==> flow/design.v <==
module pwmblink(
    input  logic clk,
    input  logic rst,
    output logic RGB_R,
    output logic RGB_B,
    output logic RGB_G
);
    parameter CLKMAX = 12000000;  
    logic [31:0] counter;
    logic [8:0] x;  
    logic [7:0] sharktooth;  
    logic [7:0] red;
    logic [7:0] green;
    logic [7:0] blue;
    always_ff @(posedge clk) begin
        if (rst) begin
            counter <= 0;
            x <= 0;
            sharktooth <= 0;
        end else begin
        if (counter >= CLKMAX/360) begin
            counter <= 0;
            if (x >= 359) begin
                x <= 0;
            end
            else begin
                x <= x + 1;
            end
            end
        else begin
            counter <= counter + 1;
        end
        sharktooth <= sharktooth + 1;
        end
    end
    always_comb begin
        if(x < 60) begin
            green = 255*x/60;
            blue = 0;
            red  = 255;
        end else if (x < 120) begin
            green = 255;
            blue = 0;
            red  = 255 - 255*(x-60)/60;
        end else if (x < 180) begin
            green = 255;
            blue = 255*(x-120)/60;
            red  = 0;
        end else if (x < 240) begin
            green = 255 - 255*(x-180)/60;
            blue = 255;
            red  = 0;
        end else if (x < 300) begin
            green = 0;
            blue = 255;
            red  = 255*(x-240)/60;
        end else begin
            green = 0;
            blue = 255 - 255*(x-300)/60;
            red  = 255;
        end
    end
    assign {RGB_R, RGB_G, RGB_B} = {sharktooth < red, sharktooth < green, sharktooth < blue};
endmodule
* Step by step through the tools: pwmblink
Each step is given for the RTL above and for the edited RTL. Lines under "unedited" count in the file above, lines under "edited" in the edited file. "change" is "edited" less "unedited", of the values as shown; "rel. change" is that difference over "unedited", in percent. A cell with - has no value.
Set-up: top pwmblink, clock input clk, standard-cell library sky130hd, timing corner tt_025C_1v80

* Diff
Unified diff, file above to edited file. A script made this edit. It was not meant as an optimisation and need not keep what the design does.
begin of diff
@@ -48,5 +48,5 @@
             red  = 0;
         end else if (x < 240) begin
-            green = 255 - 255*(x-180)/60;
+            green = 255 - (255*(x-180)-60);
             blue = 255;
             red  = 0;
end of diff

* After elaboration
Counts by Yosys on the flattened word-level netlist (proc, flatten, opt, wreduce; memories kept). Register bits leave out memories and registers merged into their read ports (data or address); mux counts leave out enables and synchronous resets folded into registers. Print and check cells are left out. Cells with the same type and inputs are merged into one.
Word-level totals:
- register bits | unedited 49, edited 49, change 0, rel. change 0.00%
- output and inout port bits | unedited 3, edited 3, change 0, rel. change 0.00%
- elaborated cells | unedited 52, edited 52, change 0, rel. change 0.00%
Operators by class:
- reduce/logical cells | unedited 1, edited 1, change 0, rel. change 0.00%
- div/mod/pow operators | unedited 6, edited 5, change -1, rel. change -16.67%
- muxes and demuxes | unedited 15, edited 15, change 0, rel. change 0.00%
- $add $sub $neg | unedited 11, edited 12, change +1, rel. change +9.09%
- $mul | unedited 6, edited 6, change 0, rel. change 0.00%
- $lt $le $gt $ge | unedited 10, edited 10, change 0, rel. change 0.00%
Operators with widths:
- divider 32 x 6 -> 32 bit with constant B | unedited 6, edited 5, change -1, rel. change -16.67%
- multiplier 9 x 10 -> 19 bit with constant A | unedited 5, edited 4, change -1, rel. change -20.00%
- subtractor 8 bit with constant A | unedited 3, edited 2, change -1, rel. change -33.33%
- multiplier 9 x 10 -> 8 bit with constant A | unedited 0, edited 1, change +1
- subtractor 1 x 8 -> 8 bit with constant A | unedited 0, edited 1, change +1
- subtractor 8 x 7 -> 8 bit with constant B | unedited 0, edited 1, change +1
- 2-to-1 mux 8 bit | unedited 14, edited 14, change 0, rel. change 0.00%
- less-than comparator 8 bit | unedited 3, edited 3, change 0, rel. change 0.00%
- less-than comparator 9 x 8 -> 1 bit with constant B | unedited 2, edited 2, change 0, rel. change 0.00%
- subtractor 9 x 8 -> 10 bit with constant B | unedited 2, edited 2, change 0, rel. change 0.00%
- adder 32 x 1 -> 32 bit with constant B | unedited 1, edited 1, change 0, rel. change 0.00%
- adder 8 x 1 -> 8 bit with constant B | unedited 1, edited 1, change 0, rel. change 0.00%
- adder 9 x 1 -> 9 bit with constant B | unedited 1, edited 1, change 0, rel. change 0.00%
- greater-or-equal comparator 32 x 16 -> 1 bit with constant B | unedited 1, edited 1, change 0, rel. change 0.00%
- greater-or-equal comparator 9 bit with constant B | unedited 1, edited 1, change 0, rel. change 0.00%
- less-than comparator 9 x 6 -> 1 bit with constant B | unedited 1, edited 1, change 0, rel. change 0.00%
- less-than comparator 9 x 7 -> 1 bit with constant B | unedited 1, edited 1, change 0, rel. change 0.00%
- less-than comparator 9 bit with constant B | unedited 1, edited 1, change 0, rel. change 0.00%
- multiplier 8 x 9 -> 17 bit with constant A | unedited 1, edited 1, change 0, rel. change 0.00%
- 2-to-1 mux 9 bit | unedited 1, edited 1, change 0, rel. change 0.00%
- OR reduction 2 bit | unedited 1, edited 1, change 0, rel. change 0.00%
- subtractor 9 x 6 -> 10 bit with constant B | unedited 1, edited 1, change 0, rel. change 0.00%
- subtractor 9 x 7 -> 10 bit with constant B | unedited 1, edited 1, change 0, rel. change 0.00%
- subtractor 9 x 9 -> 10 bit with constant B | unedited 1, edited 1, change 0, rel. change 0.00%

* Logic depth
Depth = most cells in a row (Yosys ltp): at word level without a register or memory, in the mapped netlist without a sequential cell, where the memories' decode and read muxes count.
Depth:
- depth in word-level cells | unedited 10, edited 10, change 0, rel. change 0.00%
- ABC_AREA | unedited 0, edited 0
- mapped depth | unedited 56, edited 57, change +1, rel. change +1.79%
- depth with buffers taken out | unedited 47, edited 51, change +4, rel. change +8.51%

* Mapped cells and area
Source: synth_stat.txt of the flow (Yosys; design flattened, memories mapped). It holds for the ABC_AREA given above (unset counts as 0); a run with the other value may have another netlist.
Cells by type:
- sky130_fd_sc_hd__inv_1 | unedited 428, edited 381, change -47, rel. change -10.98%
- sky130_fd_sc_hd__a21oi_1 | unedited 144, edited 100, change -44, rel. change -30.56%
- sky130_fd_sc_hd__fa_1 | unedited 226, edited 196, change -30, rel. change -13.27%
- sky130_fd_sc_hd__o21ai_0 | unedited 93, edited 70, change -23, rel. change -24.73%
- sky130_fd_sc_hd__ha_1 | unedited 237, edited 220, change -17, rel. change -7.17%
- sky130_fd_sc_hd__nor2_1 | unedited 138, edited 121, change -17, rel. change -12.32%
- sky130_fd_sc_hd__nand2_1 | unedited 125, edited 109, change -16, rel. change -12.80%
- sky130_fd_sc_hd__a21o_1 | unedited 36, edited 49, change +13, rel. change +36.11%
- sky130_fd_sc_hd__o211ai_1 | unedited 40, edited 30, change -10, rel. change -25.00%
- sky130_fd_sc_hd__a22o_1 | unedited 10, edited 1, change -9, rel. change -90.00%
- sky130_fd_sc_hd__o221ai_1 | unedited 12, edited 4, change -8, rel. change -66.67%
- sky130_fd_sc_hd__xnor2_1 | unedited 92, edited 99, change +7, rel. change +7.61%
- sky130_fd_sc_hd__xor2_1 | unedited 54, edited 47, change -7, rel. change -12.96%
- sky130_fd_sc_hd__clkbuf_1 | unedited 45, edited 39, change -6, rel. change -13.33%
- sky130_fd_sc_hd__and3_1 | unedited 20, edited 26, change +6, rel. change +30.00%
- sky130_fd_sc_hd__mux2i_1 | unedited 20, edited 14, change -6, rel. change -30.00%
- sky130_fd_sc_hd__and2_1 | unedited 14, edited 20, change +6, rel. change +42.86%
- sky130_fd_sc_hd__o31ai_1 | unedited 11, edited 5, change -6, rel. change -54.55%
The list need not be complete.
Synthesis totals:
- sequential part of the area (µm²) | unedited 980.9, edited 980.9, change 0.0, rel. change 0.00%
- flip-flops | unedited 49, edited 49, change 0, rel. change 0.00%
- synthesis area (µm²) | unedited 18430.2, edited 16465.8, change -1964.4, rel. change -10.66%
- buffer cells | unedited 66, edited 48, change -18, rel. change -27.27%
- cells in the netlist | unedited 2258, edited 2006, change -252, rel. change -11.16%

* Worst setup path after synthesis
Path of least setup slack by OpenSTA after synthesis, without wires, with an ideal clock, recovery checks aside; 20% of the period is set as input and as output delay. Where synthesis merged equal registers, the netlist keeps one of their names.
Timing post-synthesis:
- path type | unedited register -> output, edited register -> output
- from | unedited register x[4], edited register x[4]
- to | unedited output RGB_R, edited output RGB_R
- required time (ns) | unedited 32.000, edited 32.000, change 0.000, rel. change 0.00%
- clock period (ns) | unedited 40.0, edited 40.0, change 0.0, rel. change 0.00%
- time at the first pin (ns) | unedited 0.000, edited 0.000, change 0.000
- path buffers | unedited 6, edited 4, change -2, rel. change -33.33%
- arrival (ns) | unedited 13.382, edited 12.506, change -0.876, rel. change -6.55%
- driving pins on the path | unedited 52, edited 51, change -1, rel. change -1.92%
- output delay (ns) | unedited 8.000, edited 8.000, change 0.000, rel. change 0.00%
- path slack (ns) | unedited 18.618, edited 19.494, change +0.876
- path delay (ns) | unedited 13.382, edited 12.506, change -0.876, rel. change -6.55%
- synthesis period reached (ns) | unedited 21.382, edited 20.506, change -0.876, rel. change -4.10%
"path delay" is the arrival time less input delay plus setup time. At an output port there is no setup time. "driving pins on the path": output pins that drive a net of the path, with the launching flip-flop's if there is one; two outputs of one cell count as two. "synthesis period reached" = period - worst setup slack (recovery checks aside). The figure is calculated, with input and output delays left at 20% of the set period. The rows between start and end are the longest chain of elaborated cells between them; the timing report does not say that the signal goes this way. Where chains are equally long, one stands for them. Each line given opens the expression or statement behind the cell; cells for indexed reads and writes are added by Yosys, which also makes memories of some case tables. A register here has more assigning lines than the two given.
On the way, post-synthesis, unedited: path through sky130_fd_sc_hd__dfxtp_1 sky130_fd_sc_hd__buf_1 sky130_fd_sc_hd__inv_1 sky130_fd_sc_hd__ha_1 sky130_fd_sc_hd__and2_1 sky130_fd_sc_hd__o211ai_4 sky130_fd_sc_hd__clkbuf_1 sky130_fd_sc_hd__and2_1 sky130_fd_sc_hd__clkbuf_1 sky130_fd_sc_hd__inv_1 sky130_fd_sc_hd__fa_1 sky130_fd_sc_hd__inv_1 sky130_fd_sc_hd__fa_1 sky130_fd_sc_hd__inv_1 sky130_fd_sc_hd__fa_1 sky130_fd_sc_hd__inv_1 sky130_fd_sc_hd__fa_1 sky130_fd_sc_hd__ha_1 [... 16 more ...] sky130_fd_sc_hd__xnor2_1 sky130_fd_sc_hd__a21boi_1 sky130_fd_sc_hd__o2111a_1 sky130_fd_sc_hd__buf_4 sky130_fd_sc_hd__o211ai_1 sky130_fd_sc_hd__a22o_1 sky130_fd_sc_hd__a211oi_4 sky130_fd_sc_hd__nor2b_1 sky130_fd_sc_hd__a2bb2o_4 sky130_fd_sc_hd__or3_1 sky130_fd_sc_hd__buf_2 sky130_fd_sc_hd__o221a_1 sky130_fd_sc_hd__ha_1 sky130_fd_sc_hd__a21o_1 sky130_fd_sc_hd__a21oi_1 sky130_fd_sc_hd__nand2_1 sky130_fd_sc_hd__o31a_1 sky130_fd_sc_hd__a21oi_1, cells in the longest elaborated chain 9, elaborated cells on any way between the ends 18, RTL lines with such cells 8
Ends and longest elaborated chain, post-synthesis, unedited:
- start: declaration | line 10 | logic [8:0] x;
- start: assignment | line 18 | x <= 0;
- start: assignment | line 27 | x <= x + 1;
- subtractor 9 x 8 -> 10 bit | line 56 | red  = 255*(x-240)/60;
- multiplier 9 x 10 -> 19 bit | line 56
- divider 32 x 6 -> 32 bit | line 56
- 2-to-1 mux 8 bit | line 53 | end else if (x < 300) begin
- 2-to-1 mux 8 bit | line 49 | end else if (x < 240) begin
- 2-to-1 mux 8 bit | line 45 | end else if (x < 180) begin
- 2-to-1 mux 8 bit | line 41 | end else if (x < 120) begin
- 2-to-1 mux 8 bit | line 37 | if(x < 60) begin
- less-than comparator 8 bit | line 63 | assign {RGB_R, RGB_G, RGB_B} = {sharktooth < red, sharktooth < green, sharktooth < blue};
- end: declaration | line 4 | output logic RGB_R,
On the way, post-synthesis, edited: path through sky130_fd_sc_hd__dfxtp_1 sky130_fd_sc_hd__clkbuf_1 sky130_fd_sc_hd__inv_1 sky130_fd_sc_hd__ha_1 sky130_fd_sc_hd__and2_1 sky130_fd_sc_hd__o211ai_1 sky130_fd_sc_hd__clkbuf_1 sky130_fd_sc_hd__and2_1 sky130_fd_sc_hd__clkbuf_1 sky130_fd_sc_hd__inv_1 sky130_fd_sc_hd__fa_1 sky130_fd_sc_hd__inv_1 sky130_fd_sc_hd__fa_1 sky130_fd_sc_hd__fa_1 sky130_fd_sc_hd__inv_1 sky130_fd_sc_hd__fa_1 sky130_fd_sc_hd__inv_1 sky130_fd_sc_hd__ha_1 [... 15 more ...] sky130_fd_sc_hd__nor2_1 sky130_fd_sc_hd__and2_1 sky130_fd_sc_hd__or3_1 sky130_fd_sc_hd__buf_2 sky130_fd_sc_hd__and3b_4 sky130_fd_sc_hd__a2111o_1 sky130_fd_sc_hd__a21bo_1 sky130_fd_sc_hd__a21boi_1 sky130_fd_sc_hd__o32ai_2 sky130_fd_sc_hd__o31ai_4 sky130_fd_sc_hd__nor2_1 sky130_fd_sc_hd__o221a_1 sky130_fd_sc_hd__ha_1 sky130_fd_sc_hd__a21o_1 sky130_fd_sc_hd__a21o_1 sky130_fd_sc_hd__a21oi_1 sky130_fd_sc_hd__o21ai_0 sky130_fd_sc_hd__a21oi_1, cells in the longest elaborated chain 9, elaborated cells on any way between the ends 18, RTL lines with such cells 8
Ends and longest elaborated chain, post-synthesis, edited:
- start: declaration | line 10 | logic [8:0] x;
- start: assignment | line 18 | x <= 0;
- start: assignment | line 27 | x <= x + 1;
- subtractor 9 x 8 -> 10 bit | line 56 | red  = 255*(x-240)/60;
- multiplier 9 x 10 -> 19 bit | line 56
- divider 32 x 6 -> 32 bit | line 56
- 2-to-1 mux 8 bit | line 53 | end else if (x < 300) begin
- 2-to-1 mux 8 bit | line 49 | end else if (x < 240) begin
- 2-to-1 mux 8 bit | line 45 | end else if (x < 180) begin
- 2-to-1 mux 8 bit | line 41 | end else if (x < 120) begin
- 2-to-1 mux 8 bit | line 37 | if(x < 60) begin
- less-than comparator 8 bit | line 63 | assign {RGB_R, RGB_G, RGB_B} = {sharktooth < red, sharktooth < green, sharktooth < blue};
- end: declaration | line 4 | output logic RGB_R,

* Worst path after layout
Path of least setup slack in the final report of the runs of set A (OpenROAD, finished layout, wires in). Where an end is a register, its clock arrival counts in the times.
Timing post-layout:
- path type | unedited register -> output, edited register -> output
- from | unedited register x[4], edited register x[4]
- to | unedited output RGB_R, edited output RGB_R
- path slack (ns) | unedited 16.10, edited 16.69, change +0.59
- clock period (ns) | unedited 40.0, edited 40.0, change 0.0, rel. change 0.00%
- arrival (ns) | unedited 15.90, edited 15.31, change -0.59, rel. change -3.71%
- time at the first pin (ns) | unedited 0.29, edited 0.28, change -0.01, rel. change -3.45%
- required time (ns) | unedited 32.00, edited 32.00, change 0.00, rel. change 0.00%
- output delay (ns) | unedited 8.00, edited 8.00, change 0.00, rel. change 0.00%
- path buffers | unedited 2, edited 1, change -1, rel. change -50.00%
- driving pins on the path | unedited 46, edited 48, change +2, rel. change +4.35%
The rows between start and end are the longest chain of elaborated cells between them; the timing report does not say that the signal goes this way. Where chains are equally long, one stands for them. A register here has more assigning lines than the two given.
On the way, post-layout, unedited: path through sky130_fd_sc_hd__dfxtp_1 sky130_fd_sc_hd__buf_4 sky130_fd_sc_hd__inv_1 sky130_fd_sc_hd__ha_1 sky130_fd_sc_hd__and2_1 sky130_fd_sc_hd__o211ai_4 sky130_fd_sc_hd__and2_1 sky130_fd_sc_hd__inv_1 sky130_fd_sc_hd__fa_1 sky130_fd_sc_hd__inv_1 sky130_fd_sc_hd__fa_1 sky130_fd_sc_hd__inv_1 sky130_fd_sc_hd__fa_1 sky130_fd_sc_hd__inv_1 sky130_fd_sc_hd__fa_1 sky130_fd_sc_hd__ha_1 sky130_fd_sc_hd__or3_1 sky130_fd_sc_hd__o31ai_1 [... 10 more ...] sky130_fd_sc_hd__mux2i_2 sky130_fd_sc_hd__xnor2_1 sky130_fd_sc_hd__a21boi_1 sky130_fd_sc_hd__o2111a_1 sky130_fd_sc_hd__o21ai_0 sky130_fd_sc_hd__a22o_1 sky130_fd_sc_hd__a211oi_4 sky130_fd_sc_hd__nor2b_1 sky130_fd_sc_hd__a2bb2o_4 sky130_fd_sc_hd__or3_1 sky130_fd_sc_hd__o221a_1 sky130_fd_sc_hd__ha_1 sky130_fd_sc_hd__a21o_1 sky130_fd_sc_hd__a21oi_1 sky130_fd_sc_hd__nand2_1 sky130_fd_sc_hd__o31a_1 sky130_fd_sc_hd__a21oi_1 sky130_fd_sc_hd__clkdlybuf4s50_1, cells in the longest elaborated chain 9, elaborated cells on any way between the ends 18, RTL lines with such cells 8
Ends and longest elaborated chain, post-layout, unedited:
- start: declaration | line 10 | logic [8:0] x;
- start: assignment | line 18 | x <= 0;
- start: assignment | line 27 | x <= x + 1;
- subtractor 9 x 8 -> 10 bit | line 56 | red  = 255*(x-240)/60;
- multiplier 9 x 10 -> 19 bit | line 56
- divider 32 x 6 -> 32 bit | line 56
- 2-to-1 mux 8 bit | line 53 | end else if (x < 300) begin
- 2-to-1 mux 8 bit | line 49 | end else if (x < 240) begin
- 2-to-1 mux 8 bit | line 45 | end else if (x < 180) begin
- 2-to-1 mux 8 bit | line 41 | end else if (x < 120) begin
- 2-to-1 mux 8 bit | line 37 | if(x < 60) begin
- less-than comparator 8 bit | line 63 | assign {RGB_R, RGB_G, RGB_B} = {sharktooth < red, sharktooth < green, sharktooth < blue};
- end: declaration | line 4 | output logic RGB_R,
On the way, post-layout, edited: path through sky130_fd_sc_hd__dfxtp_1 sky130_fd_sc_hd__inv_1 sky130_fd_sc_hd__ha_1 sky130_fd_sc_hd__a21oi_1 sky130_fd_sc_hd__o21ai_1 sky130_fd_sc_hd__xnor2_1 sky130_fd_sc_hd__inv_2 sky130_fd_sc_hd__fa_1 sky130_fd_sc_hd__inv_1 sky130_fd_sc_hd__fa_1 sky130_fd_sc_hd__fa_1 sky130_fd_sc_hd__inv_1 sky130_fd_sc_hd__fa_1 sky130_fd_sc_hd__inv_1 sky130_fd_sc_hd__ha_1 sky130_fd_sc_hd__o21ai_0 sky130_fd_sc_hd__a21oi_1 sky130_fd_sc_hd__a221oi_1 [... 12 more ...] sky130_fd_sc_hd__nand3_1 sky130_fd_sc_hd__maj3_1 sky130_fd_sc_hd__a211oi_1 sky130_fd_sc_hd__a21boi_1 sky130_fd_sc_hd__o2111ai_1 sky130_fd_sc_hd__a21bo_1 sky130_fd_sc_hd__a21boi_1 sky130_fd_sc_hd__o32ai_2 sky130_fd_sc_hd__o31ai_4 sky130_fd_sc_hd__nor2_1 sky130_fd_sc_hd__o221a_1 sky130_fd_sc_hd__ha_1 sky130_fd_sc_hd__a21o_1 sky130_fd_sc_hd__a21o_1 sky130_fd_sc_hd__a21oi_1 sky130_fd_sc_hd__o21ai_0 sky130_fd_sc_hd__a21oi_1 sky130_fd_sc_hd__clkdlybuf4s50_1, cells in the longest elaborated chain 9, elaborated cells on any way between the ends 18, RTL lines with such cells 8
Ends and longest elaborated chain, post-layout, edited:
- start: declaration | line 10 | logic [8:0] x;
- start: assignment | line 18 | x <= 0;
- start: assignment | line 27 | x <= x + 1;
- subtractor 9 x 8 -> 10 bit | line 56 | red  = 255*(x-240)/60;
- multiplier 9 x 10 -> 19 bit | line 56
- divider 32 x 6 -> 32 bit | line 56
- 2-to-1 mux 8 bit | line 53 | end else if (x < 300) begin
- 2-to-1 mux 8 bit | line 49 | end else if (x < 240) begin
- 2-to-1 mux 8 bit | line 45 | end else if (x < 180) begin
- 2-to-1 mux 8 bit | line 41 | end else if (x < 120) begin
- 2-to-1 mux 8 bit | line 37 | if(x < 60) begin
- less-than comparator 8 bit | line 63 | assign {RGB_R, RGB_G, RGB_B} = {sharktooth < red, sharktooth < green, sharktooth < blue};
- end: declaration | line 4 | output logic RGB_R,

* Flow runs
Runs of the flow (Yosys, OpenROAD) on both versions; the two runs of a pair have the same settings. The constraints put input and output delay at 20% of the set period each and load the outputs with 0.01 pF.
Settings, set A: CORE_UTILIZATION 40, period_ns 40.0, CAP_MARGIN 20, CORE_MARGIN 2, SLEW_MARGIN 20
Final reports, set A:
- sum of negative setup slack (ns) | unedited 0.000, edited 0.000, change 0.000
- clock period reached (ns) | unedited 23.901, edited 23.306, change -0.595, rel. change -2.49%
- power consumption (W) | unedited 0.0005525, edited 0.0005076, change -0.0000449, rel. change -8.13%
- die outline area (µm²) | unedited 47807.8, edited 42803.5, change -5004.3, rel. change -10.47%
- standard-cell area after routing (µm²) | unedited 19324.8, edited 17337.9, change -1986.9, rel. change -10.28%
- final worst hold slack (ns) | unedited 0.479, edited 0.481, change +0.002
- worst setup slack after layout (ns) | unedited 16.099, edited 16.694, change +0.595
- synthesized cell area (µm²) | unedited 18430.2, edited 16465.8, change -1964.4, rel. change -10.66%
Settings, set B: CAP_MARGIN 25, CELL_PAD_IN_SITES_GLOBAL_PLACEMENT 0, CORE_MARGIN 8, CORE_UTILIZATION 59, MAX_ROUTING_LAYER met5, PLACE_DENSITY_LB_ADDON 0.27, period_ns 15.0, SLEW_MARGIN 20
Final reports, set B:
- sum of negative setup slack (ns) | unedited -1.585, edited -0.094, change +1.491
- clock period reached (ns) | unedited 15.561, edited 15.087, change -0.474, rel. change -3.05%
- power consumption (W) | unedited 0.002042, edited 0.001645, change -0.000397, rel. change -19.44%
- die outline area (µm²) | unedited 37148.7, edited 33509.1, change -3639.6, rel. change -9.80%
- standard-cell area after routing (µm²) | unedited 24653.6, edited 20892.5, change -3761.1, rel. change -15.26%
- final worst hold slack (ns) | unedited 0.490, edited 0.488, change -0.002
- worst setup slack after layout (ns) | unedited -0.561, edited -0.087, change +0.474
- synthesized cell area (µm²) | unedited 18430.2, edited 16465.8, change -1964.4, rel. change -10.66%
"clock period reached" means the clock period less the worst setup slack. The figure is calculated, with input and output delays left at 20% of the set period. "power consumption": no workload was simulated; the value follows from the tool's default switching activity.
